==> flow/design.v <==
`timescale 1ns / 1ps
module Simple_Dual_BRAM #(
    parameter BRAM_DATA_WIDTH = 96,
    parameter BRAM_DEPTH = 256,
    parameter BRAM_ADDR_WIDTH = $clog2(BRAM_DEPTH)
)
(
    input clk,
    input we_a,
    input en_a,
    input [BRAM_ADDR_WIDTH - 1 : 0] addr_a,
    input [BRAM_DATA_WIDTH - 1 : 0] din_a,
    input en_b,
    input [BRAM_ADDR_WIDTH - 1 : 0] addr_b,
    output [BRAM_DATA_WIDTH - 1 : 0] dout_b
);
reg [BRAM_DATA_WIDTH - 1 : 0] dout_b_r;
assign dout_b = dout_b_r;
(* RAM_STYLE = "BLOCK" *) reg [BRAM_DATA_WIDTH - 1 : 0] ram [BRAM_DEPTH - 1 : 0];
always @(posedge clk) begin
    if (en_a)
        if (we_a)
            ram[addr_a] <= din_a;
    if (en_b)
        dout_b_r <= ram[addr_b];
end
endmodule
`timescale 1ns/1ps
module ddr_axi_read #(
    parameter DATA_WIDTH = 64,
    parameter ADDR_WIDTH = 29,
    parameter BURST_LEN_WIDTH = 8,
    parameter NUM_BURST_WIDTH = 8
)
(
    input ACLK,
    input ARESETN,
    input rd_start,
    input [BURST_LEN_WIDTH - 1 : 0] rd_burst_len, 
    input [ADDR_WIDTH - 1 : 0] rd_start_addr,
    input [NUM_BURST_WIDTH - 1 : 0] rd_num_burst,  
    output rd_ready,  
    output [DATA_WIDTH - 1 : 0] rd_fifo_data,
    output rd_fifo_we,
    output rd_done,  
    output [3 : 0] m_axi_arid,
    output [ADDR_WIDTH - 1 : 0] m_axi_araddr,
    output [BURST_LEN_WIDTH - 1 : 0] m_axi_arlen,
    output [2 : 0] m_axi_arsize,
    output [1 : 0] m_axi_arburst,
    output [0 : 0] m_axi_arlock,
    output [3 : 0] m_axi_arcache,
    output [2 : 0] m_axi_arprot,
    output [3 : 0] m_axi_arqos,
    output m_axi_arvalid,
    input m_axi_arready,
    output m_axi_rready,
    input m_axi_rlast,
    input m_axi_rvalid,
    input [1 : 0] m_axi_rresp,
    input [3 : 0] m_axi_rid,
    input [DATA_WIDTH - 1 : 0] m_axi_rdata
);
    localparam S_RD_IDLE = 3'd0;
    localparam S_RA_START = 3'd1;
    localparam S_RA_WAIT = 3'd2;
    localparam S_RD_PROC = 3'd3;
    localparam S_RD_DONE = 3'd4;
    reg [2 : 0] rd_state;
    reg [2 : 0] rd_state_d1;
    always @(posedge ACLK) begin
        rd_state_d1 <= rd_state;
    end
    reg [ADDR_WIDTH - 1 : 0] m_axi_araddr_reg;
    reg [BURST_LEN_WIDTH - 1 : 0] m_axi_arlen_reg;
    reg m_axi_arvalid_reg;
    assign m_axi_arid = 4'b1111;
    assign m_axi_arsize = 3'b011;  
    assign m_axi_arburst = 2'b01;  
    assign m_axi_arlock = 1'b0;  
    assign m_axi_arcache = 4'b0011;  
    assign m_axi_arprot = 3'b000;  
    assign m_axi_arqos = 4'b0000;  
    assign m_axi_rready = 1'b1;
    reg [NUM_BURST_WIDTH - 1 : 0] num_burst_counter;  
    reg [NUM_BURST_WIDTH - 1 : 0] num_burst_rd_counter;  
    always @(posedge ACLK or negedge ARESETN) begin
        if (~ARESETN) begin
            num_burst_counter <= 0;
        end else if (rd_state == S_RD_IDLE & rd_start) begin
            num_burst_counter <= rd_num_burst - 1;
        end else if (rd_state == S_RA_WAIT & (m_axi_arvalid & m_axi_arready)) begin
            num_burst_counter <= num_burst_counter - 1;
        end
    end
    always @(posedge ACLK or negedge ARESETN) begin
        if (~ARESETN) begin
            num_burst_rd_counter <= 0;
        end else if (rd_state == S_RD_IDLE & rd_start) begin
            num_burst_rd_counter <= rd_num_burst;
        end else if (rd_state != S_RD_IDLE & (m_axi_rlast & m_axi_rvalid & m_axi_rready)) begin
            num_burst_rd_counter <= num_burst_rd_counter - 1;
        end
    end
    always @(posedge ACLK or negedge ARESETN) begin
        if (!ARESETN) begin
            rd_state <= S_RD_IDLE;
            m_axi_araddr_reg <= 0;
            m_axi_arlen_reg <= 0;
            m_axi_arvalid_reg <= 0;
        end else begin
            case (rd_state)
                S_RD_IDLE: begin
                    if (rd_start) begin
                        rd_state <= S_RA_START;
                        m_axi_araddr_reg <= rd_start_addr;
                        m_axi_arlen_reg <= rd_burst_len - 1;
                    end
                end
                S_RA_START: begin
                    rd_state <= S_RA_WAIT;
                    m_axi_arvalid_reg <= 1;
                end
                S_RA_WAIT: begin
                    if (m_axi_arvalid & m_axi_arready) begin
                        if (num_burst_counter == 0) begin
                            rd_state <= S_RD_PROC;
                            m_axi_arvalid_reg <= 0;
                        end else if (num_burst_counter > 0) begin
                            rd_state <= S_RA_START;
                            m_axi_arvalid_reg <= 0;
                            m_axi_araddr_reg <= m_axi_araddr_reg + ((m_axi_arlen_reg + 1) << m_axi_arsize);
                        end
                    end
                end
                S_RD_PROC: begin
                    if (num_burst_rd_counter == 0) begin
                        rd_state <= S_RD_DONE;
                    end
                end
                S_RD_DONE: begin
                    rd_state <= S_RD_IDLE;
                end
            endcase
        end
    end
    assign rd_ready = (rd_state == S_RD_IDLE);
    assign m_axi_arvalid = m_axi_arvalid_reg;
    assign m_axi_araddr = m_axi_araddr_reg;
    assign m_axi_arlen = m_axi_arlen_reg;
    assign rd_done = (rd_state == S_RD_DONE);
    assign rd_fifo_we = m_axi_rvalid & m_axi_rready;
    assign rd_fifo_data = m_axi_rdata;
endmodule
`timescale 1ns / 1ps
module pp_buffer_wrapper #(
    parameter BRAM0_DEPTH = 32,
    parameter BRAM0_DW = 64,
    parameter BRAM1_DEPTH = 32,
    parameter BRAM1_DW = 64,
    parameter BURST_LEN_WIDTH = 8,
    parameter NUM_BURST_WIDTH = 8,
    parameter DDR_ADDR_WIDTH = 29,
    parameter DDR_DW = 64,
    parameter BRAM0_ADDR_WIDTH = $clog2(BRAM0_DEPTH),
    parameter BRAM1_ADDR_WIDTH = $clog2(BRAM1_DEPTH)
)
(
    input clk,
    input rst_n,
    input rd_start,
    input [BURST_LEN_WIDTH - 1 : 0] rd_burst_len,
    input [NUM_BURST_WIDTH - 1 : 0] rd_num_burst,
    input [DDR_ADDR_WIDTH - 1 : 0] rd_start_addr,    
    output rd_ready,
    output rd_done,
    input [BRAM0_ADDR_WIDTH - 1 : 0] rd_start_bram_addr,
    input bram0_r_en,
    input bram1_r_en,
    output [BRAM0_DW - 1 : 0] bram0_rdata,
    output [BRAM1_DW - 1 : 0] bram1_rdata,
    input [BRAM0_ADDR_WIDTH - 1 : 0] bram0_r_addr,
    input [BRAM1_ADDR_WIDTH - 1 : 0] bram1_r_addr,
    output [3: 0] m_axi_arid,
    output [DDR_ADDR_WIDTH - 1 : 0] m_axi_araddr,
    output [BURST_LEN_WIDTH - 1 : 0] m_axi_arlen,
    output [2 : 0] m_axi_arsize,
    output [1 : 0] m_axi_arburst,
    output         m_axi_arlock,
    output [3 : 0] m_axi_arcache,
    output [2 : 0] m_axi_arprot,
    output [3 : 0] m_axi_arqos,
    output         m_axi_arvalid,
    input          m_axi_arready,
    output m_axi_rready,
    input m_axi_rlast,
    input m_axi_rvalid,
    input [1 : 0] m_axi_rresp,
    input [3 : 0] m_axi_rid,
    input [DDR_DW - 1 : 0] m_axi_rdata
);
reg [1 : 0] d2b_active_bram;  
reg [BRAM0_ADDR_WIDTH - 1 : 0] d2b_bram_addr;
wire [BRAM0_ADDR_WIDTH - 1 : 0] bram0_w_addr;
wire [BRAM1_ADDR_WIDTH - 1 : 0] bram1_w_addr;
wire [BRAM0_DW - 1 : 0] bram0_wdata;
wire [BRAM1_DW - 1 : 0] bram1_wdata;
wire [BRAM0_DW - 1 : 0] rd_fifo_data;
wire rd_fifo_we;
wire bram0_w_en, bram1_w_en;
wire bram0_we, bram1_we;
always @(posedge clk or negedge rst_n) begin
    if (~rst_n) begin
        d2b_active_bram <= 2'b01;  
    end else if (rd_done) begin
        d2b_active_bram <= ~d2b_active_bram;  
    end
end
always @(posedge clk or negedge rst_n) begin
    if (~rst_n) begin
        d2b_bram_addr <= 0;
    end else if (rd_start & rd_ready) begin
        d2b_bram_addr <= rd_start_bram_addr;
    end else if (rd_fifo_we) begin
        d2b_bram_addr <= d2b_bram_addr + 1;
    end
end
assign bram0_w_en = 1;
assign bram1_w_en = 1;
assign bram0_wdata = (d2b_active_bram[0])? rd_fifo_data : 0;
assign bram1_wdata = (d2b_active_bram[1])? rd_fifo_data : 0;
assign bram0_we = (d2b_active_bram[0])? rd_fifo_we : 0;
assign bram1_we = (d2b_active_bram[1])? rd_fifo_we : 0;
assign bram0_w_addr = (d2b_active_bram[0])? d2b_bram_addr : 0;
assign bram1_w_addr = (d2b_active_bram[1])? d2b_bram_addr : 0;
ddr_axi_read #(
    .DATA_WIDTH(DDR_DW), 
    .ADDR_WIDTH(DDR_ADDR_WIDTH), 
    .BURST_LEN_WIDTH(BURST_LEN_WIDTH), 
    .NUM_BURST_WIDTH(NUM_BURST_WIDTH) 
)
inst_ddr_axi_read
(
    .ACLK(clk), 
    .ARESETN(rst_n), 
    .rd_start(rd_start), 
    .rd_burst_len(rd_burst_len), 
    .rd_start_addr(rd_start_addr), 
    .rd_num_burst(rd_num_burst), 
    .rd_ready(rd_ready), 
    .rd_fifo_data(rd_fifo_data), 
    .rd_fifo_we(rd_fifo_we), 
    .rd_done(rd_done), 
    .m_axi_arid(m_axi_arid), 
    .m_axi_araddr(m_axi_araddr), 
    .m_axi_arlen(m_axi_arlen), 
    .m_axi_arsize(m_axi_arsize), 
    .m_axi_arburst(m_axi_arburst), 
    .m_axi_arlock(m_axi_arlock), 
    .m_axi_arcache(m_axi_arcache), 
    .m_axi_arprot(m_axi_arprot), 
    .m_axi_arqos(m_axi_arqos), 
    .m_axi_arvalid(m_axi_arvalid), 
    .m_axi_arready(m_axi_arready), 
    .m_axi_rready(m_axi_rready), 
    .m_axi_rlast(m_axi_rlast), 
    .m_axi_rvalid(m_axi_rvalid), 
    .m_axi_rresp(m_axi_rresp), 
    .m_axi_rid(m_axi_rid), 
    .m_axi_rdata(m_axi_rdata) 
);
Simple_Dual_BRAM #(
    .BRAM_DATA_WIDTH(BRAM0_DW),
    .BRAM_DEPTH(BRAM0_DEPTH),
    .BRAM_ADDR_WIDTH(BRAM0_ADDR_WIDTH)
)
inst0_Simple_Dual_BRAM
(
    .clk(clk),
    .we_a(bram0_we),
    .en_a(bram0_w_en),
    .addr_a(bram0_w_addr),
    .din_a(bram0_wdata),
    .en_b(bram0_r_en),
    .addr_b(bram0_r_addr),
    .dout_b(bram0_rdata)
);
Simple_Dual_BRAM #(
    .BRAM_DATA_WIDTH(BRAM1_DW),
    .BRAM_DEPTH(BRAM1_DEPTH),
    .BRAM_ADDR_WIDTH(BRAM1_ADDR_WIDTH)
)
inst1_Simple_Dual_BRAM
(
    .clk(clk),
    .we_a(bram1_we),
    .en_a(bram1_w_en),
    .addr_a(bram1_w_addr),
    .din_a(bram1_wdata),
    .en_b(bram1_r_en),
    .addr_b(bram1_r_addr),
    .dout_b(bram1_rdata)
);
endmodule
======== Step by step through the tools: pp_buffer_wrapper ========
What the tools print for pp_buffer_wrapper, step after step.
Line numbers count from 1 in the design file above.
Operators carry their Yosys type and port widths (W data, S select, Z words).
Library cell names are shortened.
A cell with n/a has no value.
design
  top ..................................... pp_buffer_wrapper
  clock ................................... clk
  cell library ............................ sky130hd
  corner .................................. tt_025C_1v80

======== Word-level counts ========
Yosys after proc, flatten, opt, wreduce and memory -nomap, before mapping. Memory bits, and registers merged into a memory's read port (data or address), are not among the register bits. Print and check cells are not counted. Equal cells are merged and count once.
Memory sizes are those after Yosys's memory passes, which may raise the word count (mostly to a power of two), join words into wider ones and drop unused or constant bits.
word-level totals
  register bits ........................... 64
  bits in writable memories ............... 4096
  word width x clocked read ports ......... 128
  memories kept ........................... 2
  word-level cells ........................ 81
memories
  name                        depth  width  rd ports  wr ports  line  source
  inst0_Simple_Dual_BRAM.ram  32     64     1         1         19    (* RAM_STYLE = "BLOCK" *) reg [BRAM_DATA_WIDTH - 1 : 0] ram [BRAM_DEPTH - 1 : 0];
  inst1_Simple_Dual_BRAM.ram  32     64     1         1         19
cells by class
  add/subtract/negate cells ............... 7
  magnitude comparators ................... 1
  equal/unequal tests ..................... 10
  multiplexer cells ....................... 33
  bitwise operators ....................... 6
  reduce/logical cells .................... 14
operator list
  operator               count
  $mux W64               4
  $mux W29               4
  $pmux W29 S2           1
  $sub A8 B1 Y8 const B  4
  $mux W8                4
  $mux W5                6
  $add A29 B29 Y29       1
  $logic_not A8 Y1       2
  $pmux W3 S5            1
  $mux W3                5
  $reduce_bool A2 Y1     5
  $reduce_and A5 Y1      2
  $add A8 B1 Y9 const B  1
  $ne A2 B2 Y1 const B   4
  $gt A8 B1 Y1 const B   1
  $mux W1                7
  $eq A3 B2 Y1 const B   2
  $and A1 B1 Y1          5
  $add A5 B1 Y5 const B  1
  $reduce_bool A5 Y1     1
  $eq A3 B1 Y1 const B   1
  $eq A3 B3 Y1 const B   1
  $ne A3 B3 Y1 const B   1
  $logic_not A3 Y1       1
  $reduce_and A3 Y1      1
  $reduce_bool A3 Y1     1
  $ne A2 B1 Y1 const B   1
  $not A2 Y2             1
Other operator kinds: 2; their cells: 2.

======== Logic depth ========
Longest topological path by Yosys (ltp), each cell counted once; first at word level (registers and memories cut), then after technology mapping (sequential cells cut; the memories' decode and read muxes count).
depth
  word-level depth ........................ 6
  ABC_AREA ................................ 1
  depth in mapped cells ................... 19

======== After synthesis ========
The flow's flattened synthesis, as Yosys stat reports it; memories are mapped. The netlist is that of the ABC_AREA named above (0 if unset); the other value can give another one.
mapped netlist
  standard cells after synthesis .......... 13247
  cell area after synthesis ............... 169827.9 µm²
  area of sequential cells ................ 128444.4 µm²
  flip-flop cells ......................... 4288
cell types
  cell type  count  area in all (µm²)
  edfxtp_1   4224   1.27E+05
  o21ai_0    2068   1.03E+04
  nor2_1     2179   8.18E+03
  nand2_1    1611   6047.05
  o22ai_1    940    5880.64
  nand3_1    753    3.77E+03
  clkbuf_1   581    2.18E+03
  dfrtp_1    63     1.58E+03
  inv_1      231    867.082
  buf_2      166    830.797
  buf_4      102    765.734
  o221ai_1   86     753.222
  buf_6      35     394.128
  ha_1       15     187.68
  buf_1      44     165.158
  xor2_1     16     140.134
  nand4_1    20     125.12
  a21oi_1    19     95.091
Other cell types: 29; their cells: 94.

======== Path before layout ========
Path of least setup slack by OpenSTA after synthesis, without wires, with an ideal clock, recovery checks aside; 20% of the period is set as input and as output delay. Where synthesis merged equal registers, the netlist keeps one of their names.
path post-synthesis
  path type ............................... reg-to-reg
  start point ............................. register d2b_active_bram[0]
  end point ............................... memory inst0_Simple_Dual_BRAM.ram[24][0]
  period .................................. 4.0 ns
  time at the first pin ................... 0.000 ns
  arrival time ............................ 3.864 ns
  data required time ...................... 3.513 ns
  slack ................................... -0.351 ns
  path delay .............................. 4.351 ns
  stages on the path ...................... 5
  path buffers ............................ 2
  synthesis period reached ................ 4.351 ns
"path delay" = arrival - input delay + setup time.
"stages on the path" counts driving pins, that of a launching flip-flop among them; a cell with two outputs on the path counts twice.
"synthesis period reached" = period - worst setup slack (recovery checks aside). The figure is calculated, with input and output delays left at 20% of the set period.
The rows between start and end are the longest chain of elaborated cells between them; the timing report does not say that the signal goes this way. Where chains are equally long, one stands for them.
A line is the first line of the expression or statement that the cell stems from. Yosys adds cells for indexed reads and writes and turns some case tables into memories.
The path ends at the enable pin of a flip-flop; only ways to that pin are counted.
on the way, post-synthesis
  path through ............................ dfstp_2 > clkbuf_1 > clkbuf_1 > nand4_1 > nor2_1
  length of the longest elaborated chain .. 2
  elaborated cells between the ends (all ways) .. 4
  source lines of those cells ............. 3
  classes of those cells .................. 4 x mux
RTL lines, path post-synthesis
  item             line  source
  start, declared  202   reg [1 : 0] d2b_active_bram;
  start, assigned  214   d2b_active_bram <= 2'b01;
  start, assigned  216   d2b_active_bram <= ~d2b_active_bram;
  $mux W5          234   assign bram0_w_addr = (d2b_active_bram[0])? d2b_bram_addr : 0;
  $mux W5          22    if (we_a)
  end, declared    19    (* RAM_STYLE = "BLOCK" *) reg [BRAM_DATA_WIDTH - 1 : 0] ram [BRAM_DEPTH - 1 : 0];

======== Worst path after layout ========
Path of least setup slack in the final report of record 1 (OpenROAD, finished layout, wires in). Where an end is a register, its clock arrival counts in the times.
path post-layout
  path type ............................... input-to-reg
  start point ............................. input m_axi_rvalid
  end point ............................... memory inst0_Simple_Dual_BRAM.ram[25][61]
  period .................................. 5.87 ns
  input delay ............................. 1.17 ns
  time at the first pin ................... 1.17 ns
  arrival time ............................ 4.39 ns
  data required time ...................... 6.42 ns
  slack ................................... 2.03 ns
  stages on the path ...................... 6
  path buffers ............................ 2
The rows between start and end are the longest chain of elaborated cells between them; the timing report does not say that the signal goes this way. Where chains are equally long, one stands for them.
The path ends at the enable pin of a flip-flop; only ways to that pin are counted.
on the way, post-layout
  path through ............................ clkdlybuf4s50_1 > nand2_1 > inv_1 > nand3_1 > nor2_4 > buf_4
  length of the longest elaborated chain .. 2
  elaborated cells between the ends (all ways) .. 3
  source lines of those cells ............. 2
  classes of those cells .................. 3 x mux
RTL lines, path post-layout
  item             line  source
  start, declared  197   input m_axi_rvalid,
  $mux W1          232   assign bram0_we = (d2b_active_bram[0])? rd_fifo_we : 0;
  $mux W5          22    if (we_a)
  end, declared    19    (* RAM_STYLE = "BLOCK" *) reg [BRAM_DATA_WIDTH - 1 : 0] ram [BRAM_DEPTH - 1 : 0];

FLOW RESULTS
============

5 stored runs of pp_buffer_wrapper in the flow (synthesis by Yosys, layout by OpenROAD, sky130hd cells), in arbitrary order. Constraints: input delay and output delay 20% of the set period each, output load 0.01 pF.
"period achieved" is the run's clock period less its worst setup slack. It is reckoned from that one timing run; input and output delays stay at 20% of the period that was set.
"critical setup path time" means the part of the period allowed to the worst setup path (the constraints hold back 20% at inputs and 20% at outputs) less its slack; where the path has registers, the arrival times of their clocks count too.
By "total design power" is meant OpenSTA's value without simulated activity: inputs other than the clock are taken to toggle once in ten clock periods, and the tool carries that through the logic.

---- record 1 ----
settings
  ABC_AREA = 1
  CAP_MARGIN = 0
  CORE_ASPECT_RATIO = 0.51
  CORE_UTILIZATION = 63
  MAX_ROUTING_LAYER = met4
  PLACE_DENSITY_LB_ADDON = 0.27
  period_ns = 5.87
  CORE_MARGIN = 2
  SLEW_MARGIN = 20
results
  netlist area reported by Yosys .......... 169827.9 µm²
  total design power ...................... 60.030 mW
  critical setup path time ................ 2.67 ns
  critical path type ...................... input-to-reg
  lowest setup slack ...................... 2.027 ns
  area of the die ......................... 273974.0 µm²
  standard-cell area after layout ......... 188901.0 µm²
  total negative setup slack .............. 0.000 ns
  period achieved ......................... 3.843 ns
  utilization ............................. 0.703

---- record 2 ----
settings
  CORE_UTILIZATION = 27
  PLACE_DENSITY = 0.6
  period_ns = 3.39
  CAP_MARGIN = 20
  CORE_MARGIN = 2
  SLEW_MARGIN = 20
results
  netlist area reported by Yosys .......... 164288.8 µm²
  total design power ...................... 129.992 mW
  critical setup path time ................ 2.50 ns
  critical path type ...................... reg-to-output
  lowest setup slack ...................... 0.207 ns
  area of the die ......................... 614734.0 µm²
  standard-cell area after layout ......... 197382.0 µm²
  total negative setup slack .............. 0.000 ns
  period achieved ......................... 3.183 ns
  utilization ............................. 0.325

---- record 3 ----
settings
  ABC_AREA = 0
  CELL_PAD_IN_SITES_GLOBAL_PLACEMENT = 0
  CORE_ASPECT_RATIO = 1.5
  CORE_UTILIZATION = 22
  GPL_ROUTABILITY_DRIVEN = 0
  MAX_ROUTING_LAYER = met4
  PLACE_DENSITY_LB_ADDON = 0.0
  SETUP_SLACK_MARGIN = 0.63
  SLEW_MARGIN = 5
  TNS_END_PERCENT = 90
  period_ns = 4.01
  CAP_MARGIN = 20
  CORE_MARGIN = 2
results
  netlist area reported by Yosys .......... 164288.8 µm²
  total design power ...................... 117.237 mW
  critical setup path time ................ 2.47 ns
  critical path type ...................... reg-to-output
  lowest setup slack ...................... 0.742 ns
  area of the die ......................... 753837.0 µm²
  standard-cell area after layout ......... 203509.0 µm²
  total negative setup slack .............. 0.000 ns
  period achieved ......................... 3.268 ns
  utilization ............................. 0.273

---- record 4 ----
settings
  ABC_AREA = 1
  CELL_PAD_IN_SITES_GLOBAL_PLACEMENT = 0
  CORE_ASPECT_RATIO = 1.5
  CORE_UTILIZATION = 25
  GPL_ROUTABILITY_DRIVEN = 0
  PLACE_DENSITY_LB_ADDON = 0.0
  SLEW_MARGIN = 5
  TNS_END_PERCENT = 35
  period_ns = 4.01
  CAP_MARGIN = 20
  CORE_MARGIN = 2
results
  netlist area reported by Yosys .......... 169827.9 µm²
  total design power ...................... 97.520 mW
  critical setup path time ................ 2.50 ns
  critical path type ...................... reg-to-output
  lowest setup slack ...................... 0.711 ns
  area of the die ......................... 686058.0 µm²
  standard-cell area after layout ......... 204150.0 µm²
  total negative setup slack .............. 0.000 ns
  period achieved ......................... 3.299 ns
  utilization ............................. 0.302

---- record 5 ----
settings
  CORE_UTILIZATION = 40
  PLACE_DENSITY = 0.6
  SETUP_SLACK_MARGIN = 0.73
  period_ns = 3.39
  CAP_MARGIN = 20
  CORE_MARGIN = 2
  SLEW_MARGIN = 20
results
  netlist area reported by Yosys .......... 164288.8 µm²
  total design power ...................... 128.728 mW
  critical setup path time ................ 1.93 ns
  critical path type ...................... reg-to-output
  lowest setup slack ...................... 0.779 ns
  area of the die ......................... 415864.0 µm²
  standard-cell area after layout ......... 193930.0 µm²
  total negative setup slack .............. 0.000 ns
  period achieved ......................... 2.611 ns
  utilization ............................. 0.474
